==> flow/design.v <==
module timer_peripheral (
    input wire clk,
    input wire reset_n,
    input wire [15:0] addr,
    input wire [31:0] data_in,
    output reg [31:0] data_out,
    input wire write_enable,
    input wire read_enable,
    output reg interrupt,
    input wire interrupt_ack,
    output wire ready,
    output wire [7:0] timer_count
);
    reg [7:0] count_reg;
    reg [7:0] load_value;
    reg timer_enable;
    reg interrupt_enable;
    reg interrupt_flag;
    reg [15:0] prescaler;
    reg [15:0] prescaler_counter;
    localparam TIMER_COUNT_REG = 16'h0000;   
    localparam TIMER_LOAD_REG  = 16'h0004;   
    localparam TIMER_CTRL_REG  = 16'h0008;   
    localparam TIMER_CLEAR_REG = 16'h000C;   
    localparam TIMER_STATUS_REG = 16'h0010;  
    assign ready = 1'b1;
    assign timer_count = count_reg;
    always @(posedge clk or negedge reset_n) begin
        if (!reset_n) begin
            count_reg <= 8'h0F;            
            load_value <= 8'h0F;
            timer_enable <= 1'b1;          
            interrupt_enable <= 1'b1;      
            interrupt_flag <= 1'b0;
            prescaler <= 16'h00FF;         
            prescaler_counter <= 16'h0000;
            interrupt <= 1'b0;
            data_out <= 32'h00000000;
        end else begin
            if (timer_enable) begin
                if (prescaler_counter >= prescaler) begin
                    prescaler_counter <= 16'h0000;
                    if (count_reg == 8'h00) begin
                        interrupt_flag <= 1'b1;
                        if (interrupt_enable) begin
                            interrupt <= 1'b1;
                        end
                        count_reg <= load_value;  
                    end else begin
                        count_reg <= count_reg - 1'b1;
                    end
                end else begin
                    prescaler_counter <= prescaler_counter + 1'b1;
                end
            end
            if (interrupt_ack) begin
                interrupt <= 1'b0;
                interrupt_flag <= 1'b0;
            end
            if (read_enable) begin
                case (addr)
                    TIMER_COUNT_REG: begin
                        data_out <= {24'h000000, count_reg};
                    end
                    TIMER_LOAD_REG: begin
                        data_out <= {24'h000000, load_value};
                    end
                    TIMER_CTRL_REG: begin
                        data_out <= {30'h00000000, interrupt_enable, timer_enable};
                    end
                    TIMER_STATUS_REG: begin
                        data_out <= {31'h00000000, interrupt_flag};
                    end
                    default: begin
                        data_out <= 32'h00000000;
                    end
                endcase
            end else if (write_enable) begin
                case (addr)
                    TIMER_LOAD_REG: begin
                        load_value <= data_in[7:0];
                    end
                    TIMER_CTRL_REG: begin
                        timer_enable <= data_in[0];
                        interrupt_enable <= data_in[1];
                    end
                    TIMER_CLEAR_REG: begin
                        if (data_in[0]) begin
                            interrupt <= 1'b0;
                            interrupt_flag <= 1'b0;
                        end
                    end
                    default: begin
                    end
                endcase
                data_out <= 32'h00000000;
            end else begin
                data_out <= 32'h00000000;
            end
        end
    end
endmodule
module led_gpio_peripheral (
    input wire clk,
    input wire reset_n,
    input wire [15:0] addr,
    input wire [31:0] data_in,
    output reg [31:0] data_out,
    input wire write_enable,
    input wire read_enable,
    output reg [7:0] led_out,
    output wire ready
);
    reg [7:0] led_data_reg;
    reg [7:0] led_direction_reg;   
    reg [7:0] led_input_reg;       
    localparam LED_DATA_REG = 16'h0000;       
    localparam LED_DIR_REG  = 16'h0004;       
    localparam LED_INPUT_REG = 16'h0008;      
    assign ready = 1'b1;
    always @(posedge clk or negedge reset_n) begin
        if (!reset_n) begin
            led_data_reg <= 8'h00;
            led_direction_reg <= 8'hFF;     
            led_out <= 8'h00;
            data_out <= 32'h00000000;
            led_input_reg <= 8'h00;
        end else begin
            led_out <= led_data_reg & led_direction_reg;
            if (read_enable) begin
                case (addr)
                    LED_DATA_REG: begin
                        data_out <= {24'h000000, led_data_reg};
                    end
                    LED_DIR_REG: begin
                        data_out <= {24'h000000, led_direction_reg};
                    end
                    LED_INPUT_REG: begin
                        data_out <= {24'h000000, led_out};
                    end
                    default: begin
                        data_out <= 32'h00000000;
                    end
                endcase
            end else if (write_enable) begin
                case (addr)
                    LED_DATA_REG: begin
                        led_data_reg <= data_in[7:0];
                    end
                    LED_DIR_REG: begin
                        led_direction_reg <= data_in[7:0];
                    end
                    default: begin
                    end
                endcase
                data_out <= 32'h00000000;
            end else begin
                data_out <= 32'h00000000;
            end
        end
    end
endmodule
module memory_peripheral (
    input wire clk,
    input wire reset_n,
    input wire [15:0] addr,
    input wire [31:0] data_in,
    output reg [31:0] data_out,
    input wire write_enable,
    input wire read_enable,
    output wire ready
);
    reg [31:0] ram_memory [0:63];
    reg [5:0] ram_addr;
    integer i;   
    assign ready = 1'b1;
    always @(*) begin
        ram_addr = addr[7:2];   
    end
    always @(posedge clk or negedge reset_n) begin
        if (!reset_n) begin
            data_out <= 32'h00000000;
            for (i = 0; i < 64; i = i + 1) begin
                ram_memory[i] <= 32'h00000000;
            end
        end else begin
            if (write_enable) begin
                ram_memory[ram_addr] <= data_in;
                data_out <= 32'h00000000;   
            end else if (read_enable) begin
                data_out <= ram_memory[ram_addr];
            end else begin
                data_out <= 32'h00000000;
            end
        end
    end
    wire [31:0] mem_loc_0 = ram_memory[0];
    wire [31:0] mem_loc_1 = ram_memory[1];
    wire [31:0] mem_loc_2 = ram_memory[2];
    wire [31:0] mem_loc_3 = ram_memory[3];
endmodule
module soc_top (
    input wire clk,
    input wire reset_n,
    input wire [31:0] cpu_addr,
    input wire [31:0] cpu_data_out,
    input wire cpu_write_enable,
    input wire cpu_read_enable,
    input wire cpu_interrupt_ack,
    output wire [31:0] cpu_data_in,
    output wire [7:0] led_out,
    output wire timer_interrupt,
    output wire [7:0] timer_count,
    output wire [31:0] ram_data_out,
    output wire [7:0] ram_addr_debug
);
    wire timer_select;
    wire led_select;
    wire ram_select;
    wire [31:0] timer_data_out;
    wire timer_ready;
    wire [31:0] led_data_out;
    wire led_ready;
    wire [31:0] ram_data_out_int;
    wire ram_ready;
    assign timer_select = (cpu_addr[31:16] == 16'h4000);   
    assign led_select   = (cpu_addr[31:16] == 16'h4001);   
    assign ram_select   = (cpu_addr[31:16] == 16'h2000);   
    assign cpu_data_in = timer_select ? timer_data_out :
                        led_select   ? led_data_out :
                        ram_select   ? ram_data_out_int :
                        32'h00000000;
    timer_peripheral timer_inst (
        .clk(clk),
        .reset_n(reset_n),
        .addr(cpu_addr[15:0]),
        .data_in(cpu_data_out),
        .data_out(timer_data_out),
        .write_enable(cpu_write_enable & timer_select),
        .read_enable(cpu_read_enable & timer_select),
        .interrupt(timer_interrupt),
        .interrupt_ack(cpu_interrupt_ack),
        .ready(timer_ready),
        .timer_count(timer_count)
    );
    led_gpio_peripheral led_inst (
        .clk(clk),
        .reset_n(reset_n),
        .addr(cpu_addr[15:0]),
        .data_in(cpu_data_out),
        .data_out(led_data_out),
        .write_enable(cpu_write_enable & led_select),
        .read_enable(cpu_read_enable & led_select),
        .led_out(led_out),
        .ready(led_ready)
    );
    memory_peripheral ram_inst (
        .clk(clk),
        .reset_n(reset_n),
        .addr(cpu_addr[15:0]),
        .data_in(cpu_data_out),
        .data_out(ram_data_out_int),
        .write_enable(cpu_write_enable & ram_select),
        .read_enable(cpu_read_enable & ram_select),
        .ready(ram_ready)
    );
    assign ram_data_out = ram_data_out_int;
    assign ram_addr_debug = cpu_addr[7:0];
endmodule
Tool chain data of soc_top
What the tools print for soc_top, step after step.
Line numbers count from 1 in the design file above.
Operators: Yosys type, input widths -> output width; for muxes data width and select width s.
Cell names lack the library's common part.
The mark n/a stands for no value.

design
  design top = soc_top
  clock = clk
  cell library = sky130hd
  library corner = tt_025C_1v80

Elaborated design
Counts by Yosys on the flattened word-level netlist (proc, flatten, opt, wreduce). Print and check cells are left out. Cells with the same type and inputs are merged into one.

bit counts
  flip-flop bits (word level) = 2204
  input port bits = 69
  cells after elaboration = 260

operators by class
  add/sub/neg operators = 2
  $lt $le $gt $ge = 1
  equality and inequality tests = 70
  muxes and demuxes = 29
  bitwise gates (word level) = 9
  reductions and logical operators = 72

operators by type and width
  cell                   count
  $pmux 32 s64           1
  $mux 32                7
  $eq 6x6->1 const B     32
  $reduce_and 2->1       65
  $eq 6x5->1 const B     16
  $eq 6x4->1 const B     8
  $eq 16x15->1 const B   2
  $eq 16x4->1 const B    2
  $pmux 8 s4             1
  $eq 6x3->1 const B     4
  $pmux 8 s3             1
  $mux 1                 17
  $add 16x1->16 const B  1
  $eq 16x14->1 const B   1
  $eq 16x3->1 const B    1
  $eq 16x5->1 const B    1
  $ge 16x8->1 const B    1
  $logic_not 16->1       1
  $mux 16                1
  $reduce_and 3->1       4
  $eq 6x2->1 const B     2
  $sub 8x1->8 const B    1
  $and 8x8->8            1
  $logic_not 8->1        1
  $mux 8                 1
  $and 1x1->1            6
  $eq 6x1->1 const B     1
  $logic_not 6->1        1
  $not 1->1              2

Longest topological paths
Depth = most cells in a row (Yosys ltp): at word level without a register or memory, in the mapped netlist without a sequential cell, where the memories' decode and read muxes count.

logic depth
  depth in word-level cells = 9
  ABC_AREA = 1
  depth in mapped cells = 13
  gate-level depth less buffers = 12

Mapped cells and area
The flow's flattened synthesis, as Yosys stat reports it; memories are mapped. The netlist is that of the ABC_AREA named above (0 if unset); the other value can give another one.

cell types
  type      count
  dfrtp_1   2138
  nand2_1   3818
  o21ai_0   1573
  nand3_1   1515
  nor2_1    806
  clkbuf_1  770
  o21ai_1   546
  nand4_1   197
  buf_2     187
  nand3_4   45
  dfstp_2   18
  inv_1     125
  buf_1     70
  a21oi_1   47
  nand2_4   13
  clkinv_1  26
  buf_12    4
  buf_4     10

Other cell types: 26; their cells: 47.

synthesis totals
  standard cells after synthesis = 11955
  mapped area = 97155.7 µm²
  sequential part of the area = 53974.3 µm²
  flip-flops = 2156
  buffers = 1043

Timing after synthesis
Source: OpenSTA report_checks on the synthesized netlist (no wires, ideal clock, input and output delay 20% of the period each), path of least setup slack; recovery checks are left aside. Register names are those of the netlist, which keeps one name where synthesis merged equal registers.

timing path post-synthesis
  kind = input -> output
  start point = input port cpu_addr[28]
  end point = output port cpu_data_in[0]
  clock period = 10.0 ns
  input delay = 2.000 ns
  output delay = 2.000 ns
  arrival = 3.266 ns
  required time = 8.000 ns
  slack = 4.734 ns
  delay of the path = 1.266 ns
  stages = 5
  buffers on the path = 1
  synthesis period reached = 5.266 ns

"delay of the path" = arrival - input delay + setup time.
At an output port there is no setup time.
"stages" counts driving pins, that of a launching flip-flop among them; a cell with two outputs on the path counts twice.
"synthesis period reached" is the clock period less the worst setup slack; recovery checks do not enter. This is arithmetic on one report: input and output delays are still those of the set period (20% each).
The rows between start and end are the longest chain of elaborated cells between them; the timing report does not say that the signal goes this way. Where chains are equally long, one stands for them.
A line is the first line of the expression or statement that the cell stems from. Yosys adds cells for indexed reads and writes and turns some case tables into memories.

on the way, post-synthesis
  cells stage by stage = or2_2 > nor4_4 > clkbuf_1 > nand3_1 > nand3_1
  cells in the longest elaborated chain = 4
  elaborated cells between the ends (all ways) = 6
  RTL lines with such cells = 6
  those cells by class = eq/ne (3); mux (3)

ends and longest elaborated chain, post-synthesis
  item                RTL line  RTL
  start: declaration  205       input wire [31:0] cpu_addr,
  $eq 16x14->1        228       assign ram_select   = (cpu_addr[31:16] == 16'h2000);
  $mux 32             231       ram_select   ? ram_data_out_int :
  $mux 32             230       led_select   ? led_data_out :
  $mux 32             229       assign cpu_data_in = timer_select ? timer_data_out :
  end: declaration    210       output wire [31:0] cpu_data_in,

Timing after layout
Path of least setup slack in the final report of flow run A (OpenROAD, finished layout, wires in). Where an end is a register, its clock arrival counts in the times.

timing path after layout
  kind = input -> output
  start point = input port cpu_addr[19]
  end point = output port cpu_data_in[4]
  clock period = 10.8 ns
  input delay = 2.16 ns
  output delay = 2.16 ns
  arrival = 4.99 ns
  required time = 8.64 ns
  slack = 3.65 ns
  stages = 8
  buffers on the path = 2

The rows between start and end are the longest chain of elaborated cells between them; the timing report does not say that the signal goes this way. Where chains are equally long, one stands for them.

on the way, after layout
  cells stage by stage = clkdlybuf4s50_1 > or2_1 > nor4_4 > nand2_4 > inv_1 > nand2_1 > nand3_1 > clkdlybuf4s50_1
  cells in the longest elaborated chain = 4
  elaborated cells between the ends (all ways) = 6
  RTL lines with such cells = 6
  those cells by class = eq/ne (3); mux (3)

ends and longest elaborated chain, after layout
  item                RTL line  RTL
  start: declaration  205       input wire [31:0] cpu_addr,
  $eq 16x14->1        228       assign ram_select   = (cpu_addr[31:16] == 16'h2000);
  $mux 32             231       ram_select   ? ram_data_out_int :
  $mux 32             230       led_select   ? led_data_out :
  $mux 32             229       assign cpu_data_in = timer_select ? timer_data_out :
  end: declaration    210       output wire [31:0] cpu_data_in,

Appendix: measured runs

soc_top through Yosys and OpenROAD on sky130hd: 3 stored runs, unordered, with their settings and measured results. The constraints put input and output delay at 20% of the set period each and load the outputs with 0.01 pF.
By "achieved clock period (ns)" is meant the clock period of the run minus its worst setup slack. This is arithmetic on one report: input and output delays are still those of the set period (20% each).
"worst setup path time (ns)" means the part of the period allowed to the worst setup path (the constraints hold back 20% at inputs and 20% at outputs) less its slack; where the path has registers, the arrival times of their clocks count too.

settings of flow run A
{
  "ABC_AREA": 1,
  "CORE_UTILIZATION": 49,
  "CTS_CLUSTER_DIAMETER": 123,
  "MIN_ROUTING_LAYER": "met1",
  "PLACE_DENSITY_LB_ADDON": 0.14,
  "SETUP_SLACK_MARGIN": 1.39,
  "period_ns": 10.8,
  "CAP_MARGIN": 20,
  "CORE_MARGIN": 2,
  "SLEW_MARGIN": 20
}
report of flow run A
yosys chip area after synthesis (um^2): 97155.7
finish__design__die__area: 201853.0
finish__design__instance__area__stdcell: 106834.0
finish__design__instance__utilization: 0.5417
finish__timing__setup__ws: 3.649
finish__timing__hold__ws: 0.481
achieved clock period (ns): 7.151
worst setup path time (ns): 2.83
worst setup path kind: input -> output

settings of flow run B
{
  "ABC_AREA": 1,
  "CAP_MARGIN": 0,
  "CELL_PAD_IN_SITES_DETAIL_PLACEMENT": 1,
  "CELL_PAD_IN_SITES_GLOBAL_PLACEMENT": 0,
  "CORE_MARGIN": 3,
  "CORE_UTILIZATION": 35,
  "CTS_CLUSTER_DIAMETER": 338,
  "GPL_TIMING_DRIVEN": 1,
  "MIN_ROUTING_LAYER": "met2",
  "PLACE_DENSITY_LB_ADDON": 0.28,
  "SETUP_SLACK_MARGIN": -0.1,
  "TNS_END_PERCENT": 90,
  "period_ns": 9.53,
  "SLEW_MARGIN": 20
}
report of flow run B
yosys chip area after synthesis (um^2): 97155.7
finish__design__die__area: 283945.0
finish__design__instance__area__stdcell: 108648.0
finish__design__instance__utilization: 0.3953
finish__timing__setup__ws: 2.608
finish__timing__hold__ws: 0.484
achieved clock period (ns): 6.922
worst setup path time (ns): 3.11
worst setup path kind: input -> output

settings of flow run C
{
  "CELL_PAD_IN_SITES_GLOBAL_PLACEMENT": 2,
  "CORE_MARGIN": 10,
  "CORE_UTILIZATION": 68,
  "CTS_CLUSTER_DIAMETER": 111,
  "GPL_TIMING_DRIVEN": 1,
  "MAX_ROUTING_LAYER": "met4",
  "PLACE_DENSITY_LB_ADDON": 0.04,
  "SETUP_SLACK_MARGIN": -0.13,
  "TNS_END_PERCENT": 5,
  "period_ns": 6.12,
  "CAP_MARGIN": 20,
  "SLEW_MARGIN": 20
}
report of flow run C: did not finish, place, FLW-0024
